==> flow/design.v <==
`timescale 1ns / 1ps
module reg_file(
	input clk,
	input write_en,
	input [3:0] wrData,
	input [15:0] DataIn,
	input [3:0] rdDataA,
	input [3:0] rdDataB,
	output reg [15:0] A,
	output reg [15:0] B);
	reg [15:0] reg1,  reg2,  reg3,  reg4;
   reg [15:0] reg5,  reg6,  reg7,  reg8;
   reg [15:0] reg9,  reg10, reg11, reg12;
   reg [15:0] reg13, reg14, reg15;
	always@(*)
	begin
		case (rdDataA)
		 0 : A = 0;
		 1 : A = reg1;
		 2 : A = reg2;
		 3 : A = reg3;
		 4 : A = reg4;
		 5 : A = reg5;
		 6 : A = reg6;
		 7 : A = reg7;
		 8 : A = reg8;
		 9 : A = reg9;
		 10 : A = reg10;
		 11 : A = reg11;
		 12 : A = reg12;
		 13 : A = reg13;
		 14 : A = reg14;
		 15 : A = reg15;
		endcase
		case (rdDataB)
		 0 : B = 0;
		 1 : B = reg1;
		 2 : B = reg2;
		 3 : B = reg3;
		 4 : B = reg4;
		 5 : B = reg5;
		 6 : B = reg6;
		 7 : B = reg7;
		 8 : B = reg8;
		 9 : B = reg9;
		 10 : B = reg10;
		 11 : B = reg11;
		 12 : B = reg12;
		 13 : B = reg13;
		 14 : B = reg14;
		 15 : B = reg15;
		endcase	
	end
	always@(posedge clk)
	begin
	   if (write_en)
			case (wrData)
				0 : begin end
				1 : reg1 <= DataIn;
				2 : reg2 <= DataIn;
				3 : reg3 <= DataIn;
				4 : reg4 <= DataIn;
				5 : reg5 <= DataIn;
				6 : reg6 <= DataIn;
				7 : reg7 <= DataIn;
				8 : reg8 <= DataIn;
				9 : reg9 <= DataIn;
			  10 : reg10 <= DataIn;
			  11 : reg11 <= DataIn;
			  12 : reg12 <= DataIn;
			  13 : reg13 <= DataIn;
			  14 : reg14 <= DataIn;
			  15 : reg15 <= DataIn;
			endcase
	end
endmodule
`timescale 1ns / 1ps
module Core(
	input             clk,
	input             rst,                        
	input      [15:0] mem_to_core_data,           
	output reg [15:0] core_to_mem_data,           
	output reg [23:0] core_to_mem_address,        
	output reg        core_to_mem_write_enable);  
	parameter ADD  = 4'b0000;
	parameter ADDI = 4'b0001;
	parameter SUB  = 4'b0010;
	parameter LW   = 4'b0011;
	parameter SW   = 4'b0100;
	parameter LUI  = 4'b0101;
	parameter CMP  = 4'b0110;
	parameter BR   = 4'b0111;
	parameter JMP  = 4'b1000;
	parameter SLL  = 4'b1001;
	parameter SLR  = 4'b1010;
	parameter AND  = 4'b1011;
	parameter NAND = 4'b1100;
	parameter OR   = 4'b1101;
	parameter NOT  = 4'b1110;
	parameter LLI  = 4'b1111;
	parameter FETCH   = 3'b000;
	parameter DECODE  = 3'b001;
	parameter EXECUTE = 3'b010;
	parameter LOAD1   = 3'b011;
	parameter LOAD2   = 3'b100;
	parameter STORE   = 3'b101;
	parameter BRANCH  = 3'b110;
	parameter JUMP    = 3'b111;
	reg        zero;                   
	reg        negative;               
	reg        addr_ext;               
	reg [2:0]  core_state;             
	reg [23:0] pc;                     
	reg [3:0]  opcode;
	reg [3:0]  offset;
	reg [3:0]  dest_index;
	reg [3:0]  branch_index;
	reg [7:0]  immediate;
	reg [15:0] reg_data1;
	reg [15:0] reg_data2;
	reg         write_enable;
	reg  [3:0]  read_index1;
	reg  [3:0]  read_index2;
	reg  [3:0]  write_index;
	reg  [15:0] write_data;
	wire [15:0] read_data1;
	wire [15:0] read_data2;
	reg_file _reg_file(
	 .clk      (clk), 
	 .rdDataA  (read_index1),
	 .rdDataB  (read_index2),
	 .write_en (write_enable),
	 .DataIn   (write_data),
	 .wrData   (write_index),
	 .A		  (read_data1),
	 .B		  (read_data2));
	always@(*)
	begin
	 read_index1  = 0;
	 read_index2  = 0;
	 write_data   = 0;
	 write_enable = 0;
	 write_index  = 0;
	 core_to_mem_address      = 0;
	 core_to_mem_data         = 0;
	 core_to_mem_write_enable = 0;
	 case (core_state)
	  FETCH:   core_to_mem_address = pc;
	  DECODE:  begin 
				   read_index1 = mem_to_core_data[11:8];  
				   read_index2 = mem_to_core_data[7:4];   
			     end
	  EXECUTE: begin 
	            write_index  = dest_index;
				   write_enable = 1;
				   if      (opcode == ADD)
				    write_data = reg_data1 + reg_data2;
				   else if (opcode == ADDI)
				    write_data = reg_data1 + immediate;
				   else if (opcode == SUB)
				    write_data = reg_data2 - reg_data1;						 
				   else if (opcode == SLL)
				    write_data = reg_data1 << offset;
				   else if (opcode == SLR)
				    write_data = reg_data1 >> offset;
				   else if (opcode == AND)
				    write_data = reg_data1 & reg_data2;
				   else if (opcode == NAND)
				    write_data = ~(reg_data1 & reg_data2);
				   else if (opcode == OR)
				    write_data = reg_data1 | reg_data2;
				   else if (opcode == NOT)
				    write_data = ~reg_data1;
				   else if (opcode == LUI)
				    write_data = {immediate, reg_data1[7:0]};
				   else if (opcode == LLI)
				    write_data = {reg_data1[15:8], immediate};
				   else if (opcode == CMP)
				    write_enable = 0;
				  end
	  LOAD1:   begin
					if (addr_ext == 0)
				    core_to_mem_address = pc;
					else
					 core_to_mem_address = {immediate, mem_to_core_data};
				  end
	  LOAD2:   begin
				   write_enable = 1;
				   write_index  = dest_index;
				   write_data   = mem_to_core_data;
				  end
	  STORE:   begin
					if (addr_ext == 0)
					 core_to_mem_address = pc;
					else
					 begin
					  core_to_mem_address      = {immediate,mem_to_core_data};
					  core_to_mem_data         = reg_data1;
				     core_to_mem_write_enable = 1;
					 end
				  end
	  BRANCH: begin 
					if (addr_ext == 0)
				    core_to_mem_address = pc;
					else
					 core_to_mem_address = core_to_mem_address;
				 end
	  JUMP:   begin 
			      if (addr_ext == 0)
				    core_to_mem_address = pc;
					else
					 core_to_mem_address = core_to_mem_address;
				 end
	 endcase
	end
	always@(posedge clk)
	 begin	
	 if (rst)
	  begin
	   core_state <= FETCH;
	   pc         <= 24'h3c8c;
	   addr_ext   <= 0;
	  end
	 else
	 case (core_state)
	  FETCH:   begin 
			      core_state <= DECODE;
			      pc         <= pc + 1'b1;
			     end
	  DECODE:  begin
				   opcode        = mem_to_core_data[15:12];
				   immediate    <= mem_to_core_data[7:0];
				   offset       <= mem_to_core_data[3:0];
				   reg_data1    <= read_data1;
				   reg_data2    <= read_data2;
					branch_index <= mem_to_core_data[11:8];
				   if (opcode == LW || opcode == LUI || opcode == LLI || opcode == ADDI)
				    dest_index <= mem_to_core_data[11:8];
				   else
				    dest_index <= mem_to_core_data[7:4];
				   if (opcode == ADD  ||
				       opcode == ADDI ||
				       opcode == SUB  ||
				       opcode == CMP  ||
				       opcode == SLL  ||
				       opcode == SLR  ||
				       opcode == AND  ||
				       opcode == NAND ||
				       opcode == OR   ||
				       opcode == LUI  ||
				       opcode == LLI  ||
				       opcode == NOT)
				    core_state <= EXECUTE;
				   else if (opcode == LW)
				    core_state <= LOAD1;
				   else if (opcode == SW)
				    core_state <= STORE;
				   else if (opcode == BR)
				    core_state <= BRANCH;
				   else if (opcode == JMP)
				    core_state <= JUMP;
				  end
	  EXECUTE: begin 
				   if (opcode == CMP) 
				    begin
					  zero <= reg_data1 == reg_data2;
					  if (reg_data1 < reg_data2)
					   negative <= 1;	
					  else
					   negative <= 0;
				    end
				   core_state <= FETCH;
				  end
	  LOAD1:   begin
				   if (addr_ext == 1)
				    begin 
				     core_state <= LOAD2;
			        addr_ext   <= 0;
				    end
				   else
				    addr_ext <= 1;
				  end
	  LOAD2:   begin
	            core_state <= FETCH;
					pc         <= pc + 1'b1;
	           end
	  STORE:   begin
				   if (addr_ext == 1)
					 begin
				     core_state <= FETCH;
					  pc         <= pc + 1'b1;
					  addr_ext   <= 0;
					 end
				   else
				    addr_ext <= 1;
				  end
	  BRANCH:  begin
					if (addr_ext == 1)
				    begin 
				     if      (branch_index == 4'b0000)  
				      if (zero)
				       pc <= {immediate, mem_to_core_data};
				      else
				       pc <= pc + 1'b1; 
				     else if (branch_index == 4'b0001)  
				      if (!zero)
				       pc <= {immediate, mem_to_core_data};	
				      else
				       pc <= pc + 1'b1; 					  
				     else if (branch_index == 4'b0010)  
				      if (negative)
				       pc <= {immediate, mem_to_core_data};	
				      else
				       pc <= pc + 1'b1;
				     else if (branch_index == 4'b0011)  
				      if (zero || negative)
				       pc <= {immediate, mem_to_core_data};	
				      else
				       pc <= pc + 1'b1;					  
				     else if (branch_index == 4'b0100)  
				      if (!negative && !zero)
				       pc <= {immediate, mem_to_core_data}; 
				      else
				       pc <= pc + 1'b1;
				     else if (branch_index == 4'b0101)  
				      if (!negative || zero)
				       pc <= {immediate, mem_to_core_data};
				      else
				       pc <= pc + 1'b1;  
				     core_state <= FETCH;
				     addr_ext   <= 0;
				    end
				   else
				    addr_ext <= 1;
				  end
	  JUMP:    begin
				   if (addr_ext == 1)
				    begin 
			        pc <= {immediate, mem_to_core_data};
				     core_state <= FETCH;
			        addr_ext <= 0;
				    end
				   else
				    addr_ext <= 1;
				  end	
	  endcase
	 end
endmodule
# --- Reports on Core ---
# Tool output for the design above before and after an edit, in the order of the flow.
# "orig" refers to lines of the RTL above, "edited" to lines of the edited file.
# "diff": "edited" minus "orig" as printed here.
# Operators carry their Yosys type and port widths (W data, S select, Z words).
# Library cell names are shortened.
setup:
  top_module: "Core"
  clk_port: "clk"
  library: "sky130hd"
  lib_corner: "tt_025C_1v80"

# --- The edit ---
# Unified diff, file above to edited file.
# A script made this edit; it was not meant as an optimisation.
# begin of diff
@@ -258,5 +258,5 @@
 				   else if (opcode == BR)
 				    core_state <= BRANCH;
-				   else if (opcode == JMP)
+				   else 
 				    core_state <= JUMP;
 				  end
# end of diff

# --- Word level ---
# Yosys after proc, flatten, opt, wreduce and memory -nomap, before mapping. Memory bits, and registers merged into a memory's read port (data or address), are not among the register bits. Print and check cells are not counted.
op_classes:
  columns: ["item", "orig", "edited", "diff"]
  rows:
  - ["add_sub_neg", 4, 4, 0]
  - ["compare", 1, 1, 0]
  - ["equal", 90, 88, -2]
  - ["shift", 2, 2, 0]
  - ["muxes", 65, 64, -1]
  - ["n_logic", 6, 6, 0]
  - ["reduce_logical", 58, 58, 0]
ops:
  columns: ["cell", "orig", "edited", "diff"]
  rows:
  - ["$mux W3", 7, 4, -3]
  - ["$eq A4 B4 Y1 const B", 39, 38, -1]
  - ["$mux W1", 16, 17, 1]
  - ["$reduce_and A4 Y1", 2, 1, -1]
  - ["$ne A6 B6 Y1 const B", 1, 0, -1]
  - ["$reduce_and A3 Y1", 1, 2, 1]
  - ["$mux W2", 0, 1, 1]
# Operator kinds equal on both sides are left out: 45.
bits:
  columns: ["item", "orig", "edited", "diff"]
  rows:
  - ["register_bits", 326, 326, 0]
  - ["output_inout_bits", 41, 41, 0]

# --- Logic depth ---
# Yosys ltp: most cells in a row. Word level: on the elaborated netlist, between registers, memories and ports. Mapped: between sequential cells and ports; inverters and the memories' decode and read muxes count.
depth:
  columns: ["item", "orig", "edited", "diff"]
  rows:
  - ["ltp_word", 15, 15, 0]
  - ["ABC_AREA", "0", "0", null]
  - ["ltp_mapped", 11, 12, 1]
  - ["mapped_depth_nobuf", 10, 11, 1]

# --- Netlist ---
# Source: synth_stat.txt of the flow (Yosys; design flattened, memories mapped). It holds for the ABC_AREA given above (unset counts as 0); a run with the other value may have another netlist.
types:
  columns: ["cell_type", "orig", "edited", "diff"]
  rows:
  - ["nand3_1", 78, 24, -54]
  - ["a22oi_1", 77, 131, 54]
  - ["o21ai_0", 135, 84, -51]
  - ["nand2_1", 159, 120, -39]
  - ["a22o_1", 32, 67, 35]
  - ["and3_1", 20, 41, 21]
  - ["a32oi_1", 21, 3, -18]
  - ["nor3_2", 22, 6, -16]
  - ["nor2_1", 166, 153, -13]
  - ["buf_2", 40, 27, -13]
  - ["nor3_1", 57, 46, -11]
  - ["nand4_1", 32, 43, 11]
  - ["a31oi_1", 21, 11, -10]
  - ["a32o_1", 13, 3, -10]
  - ["nor2b_1", 27, 18, -9]
  - ["o22ai_1", 26, 17, -9]
  - ["mux2i_1", 24, 33, 9]
  - ["a221oi_1", 63, 55, -8]
# Cell types equal on both sides are left out: 13.
# The list need not be complete.
mapped:
  columns: ["item", "orig", "edited", "diff"]
  rows:
  - ["mapped_cells", 2116, 1965, -151]
  - ["synth_area_um2", 21257.9, 20549.7, -708.2]
  - ["seqArea_um2", 9489.1, 9489.1, 0.0]
  - ["ffs", 327, 327, 0]
  - ["n_buf", 166, 157, -9]
# The figures by module come from a second, unflattened synthesis with its own total; it is not the netlist above.
unflattened:
  columns: ["item", "orig", "edited", "diff"]
  rows:
  - ["hier_cells", 2144, 2165, 21]
  - ["hier_area_um2", 21759.6, 21685.8, -73.8]
# Each row is one instance without its submodules.
by_module_orig:
  columns: ["module", "instances", "n_cells", "area_um2"]
  rows:
  - ["reg_file", 1, 827, 11512.3]
  - ["Core", 1, 1317, 10247.3]
by_module_edited:
  columns: ["module", "instances", "n_cells", "area_um2"]
  rows:
  - ["reg_file", 1, 827, 11512.3]
  - ["Core", 1, 1338, 10173.5]

# --- Path before layout ---
# Path of least setup slack by OpenSTA after synthesis, without wires, with an ideal clock, recovery checks aside; 20% of the period is set as input and as output delay. Where synthesis merged equal registers, the netlist keeps one of their names.
synth_path:
  columns: ["item", "orig", "edited", "diff"]
  rows:
  - ["path_kind", "input -> output", "input -> register", null]
  - ["from", "input port mem_to_core_data[8]", "input port rst", null]
  - ["to", "output port core_to_mem_address[8]", "register core_state", null]
  - ["tclk_ns", 7.0, 7.0, 0.0]
  - ["input_delay_ns", 1.400, 1.400, 0.000]
  - ["output_delay_ns", 1.400, null, null]
  - ["setup_ns", null, 0.062, null]
  - ["arrival_ns", 2.447, 4.354, 1.907]
  - ["path_slack_ns", 3.153, 2.585, -0.568]
  - ["delay_ns", 1.047, 3.016, 1.969]
  - ["driving_pins", 4, 4, 0]
  - ["n_path_buf", 2, 1, -1]
  - ["period_less_setup_slack_ns", 3.847, 4.415, 0.568]
# "delay_ns" is the arrival time less input delay plus setup time.
# A path that ends at an output port has no setup time.
# "driving_pins": output pins that drive a net of the path, with the launching flip-flop's if there is one; two outputs of one cell count as two.
# "period_less_setup_slack_ns" = period - worst setup slack (recovery checks aside). The figure is calculated, with input and output delays left at 20% of the set period.
# Where an end lacks its bit number, it is one bit of the signal, or one of the new flip-flops if synthesis recoded a state register.
# The rows between start and end are the longest chain of elaborated cells between them; the timing report does not say that the signal goes this way. Where chains are equally long, one stands for them.
# Each line given opens the expression or statement behind the cell; cells for indexed reads and writes are added by Yosys, which also makes memories of some case tables.
# A register here has more assigning lines than the two given.
synth_via_orig:
  cell_sequence: "buf_1 -> clkbuf_1 -> o21ai_0 -> a21oi_1"
  elab_chain_cells: 2
  cells_between: 2
  classes_between: "mux: 2"
synth_rtl_orig:
  columns: ["item", "line", "rtl"]
  rows:
  - ["start: declaration", 81, "input [15:0] mem_to_core_data,"]
  - ["$mux W24", 182, "if (addr_ext == 0)"]
  - ["$pmux W24 S4", 147, "case (core_state)"]
  - ["end: declaration", 83, "output reg [23:0] core_to_mem_address,"]
synth_via_edited:
  cell_sequence: "clkbuf_1 -> nor2b_1 -> and3b_1 -> a32o_1"
synth_rtl_edited:
  columns: ["item", "line", "rtl"]
  rows:
  - ["start: declaration", 80, "input rst,"]
  - ["end: assignment", 220, "core_state <= FETCH;"]
  - ["end: assignment", 227, "core_state <= DECODE;"]
  - ["end: declaration", 112, "reg [2:0] core_state;"]
# edited: No chain of elaborated cells between the ends is given.

# --- Worst path after layout ---
# Path of least setup slack in the final report of each run of pair A (OpenROAD, finished layout, wires in). Where an end is a register, its clock arrival counts in the times.
layout_path:
  columns: ["item", "orig", "edited", "diff"]
  rows:
  - ["path_kind", "register -> output", "input -> output", null]
  - ["from", "register core_state", "input port mem_to_core_data[12]", null]
  - ["to", "output port core_to_mem_address[13]", "output port core_to_mem_address[12]", null]
  - ["tclk_ns", 7.0, 7.0, 0.0]
  - ["input_delay_ns", null, 1.40, null]
  - ["output_delay_ns", 1.40, 1.40, 0.00]
  - ["arrival_ns", 3.92, 3.17, -0.75]
  - ["path_slack_ns", 1.68, 2.43, 0.75]
  - ["driving_pins", 9, 3, -6]
  - ["n_path_buf", 2, 2, 0]
# Where an end lacks its bit number, it is one bit of the signal, or one of the new flip-flops if synthesis recoded a state register.
# The rows between start and end are the longest chain of elaborated cells between them; the timing report does not say that the signal goes this way. Where chains are equally long, one stands for them.
# A register here has more assigning lines than the two given.
layout_via_orig:
  cell_sequence: "dfxtp_1 -> buf_4 -> or2_2 -> nor3_1 -> nand2_1 -> nand2_1 -> o21ai_0 -> a21oi_1 -> clkdlybuf4s50_1"
layout_rtl_orig:
  columns: ["item", "line", "rtl"]
  rows:
  - ["start: declaration", 112, "reg [2:0] core_state;"]
  - ["start: assignment", 220, "core_state <= FETCH;"]
  - ["start: assignment", 227, "core_state <= DECODE;"]
  - ["end: declaration", 83, "output reg [23:0] core_to_mem_address,"]
# orig: No chain of elaborated cells between the ends is given.
layout_via_edited:
  cell_sequence: "clkdlybuf4s50_1 -> a22o_1 -> clkdlybuf4s50_1"
  elab_chain_cells: 2
  cells_between: 2
  classes_between: "mux: 2"
layout_rtl_edited:
  columns: ["item", "line", "rtl"]
  rows:
  - ["start: declaration", 81, "input [15:0] mem_to_core_data,"]
  - ["$mux W24", 182, "if (addr_ext == 0)"]
  - ["$pmux W24 S4", 147, "case (core_state)"]
  - ["end: declaration", 83, "output reg [23:0] core_to_mem_address,"]

# --- Measured runs ---
# Runs of the flow (Yosys, OpenROAD) on both versions; the two runs of a pair have the same settings. The constraints put input and output delay at 20% of the set period each and load the outputs with 0.01 pF.
flow_settings_pair_A:
  CORE_UTILIZATION: 40
  period_ns: 7.0
  CAP_MARGIN: 20
  CORE_MARGIN: 2
  SLEW_MARGIN: 20
measured_pair_A:
  columns: ["item", "orig", "edited", "diff"]
  rows:
  - ["yosys.chip_area_um2", 21257.9, 20549.7, -708.2]
  - ["die_um2", 55004.3, 53204.0, -1800.3]
  - ["finish.stdcell_area_um2", 23799.1, 23038.3, -760.8]
  - ["finalUtil_pct", 45.3, 45.1, -0.2]
  - ["final_setup_ws_ns", 1.683, 2.434, 0.751]
  - ["tns_ns", 0.000, 0.000, 0.000]
  - ["worst_hold_slack_ns", 0.548, 0.472, -0.076]
  - ["power_w", 0.004903, 0.004777, -0.000126]
  - ["period_reached_ns", 5.317, 4.566, -0.751]
flow_settings_pair_B:
  CAP_MARGIN: 25
  CELL_PAD_IN_SITES_DETAIL_PLACEMENT: 2
  CORE_UTILIZATION: 40
  GPL_ROUTABILITY_DRIVEN: 0
  MAX_ROUTING_LAYER: "met5"
  PLACE_DENSITY_LB_ADDON: 0.26
  TNS_END_PERCENT: 30
  period_ns: 5.16
  CORE_MARGIN: 2
  SLEW_MARGIN: 20
measured_pair_B:
  columns: ["item", "orig", "edited", "diff"]
  rows:
  - ["yosys.chip_area_um2", 21257.9, 20549.7, -708.2]
  - ["die_um2", 55004.3, 53204.0, -1800.3]
  - ["finish.stdcell_area_um2", 24233.2, 23261.1, -972.1]
  - ["finalUtil_pct", 46.1, 45.5, -0.6]
  - ["final_setup_ws_ns", -0.038, 0.540, 0.578]
  - ["tns_ns", -0.302, 0.000, 0.302]
  - ["worst_hold_slack_ns", 0.612, 0.577, -0.035]
  - ["power_w", 0.007312, 0.006746, -0.000566]
  - ["period_reached_ns", 5.198, 4.620, -0.578]
# "period_reached_ns": clock period set for the run, less the worst setup slack. It is reckoned from that one timing run; input and output delays stay at 20% of the period that was set.
# By "power_w" is meant OpenSTA's value without simulated activity: inputs other than the clock are taken to toggle once in ten clock periods, and the tool carries that through the logic.
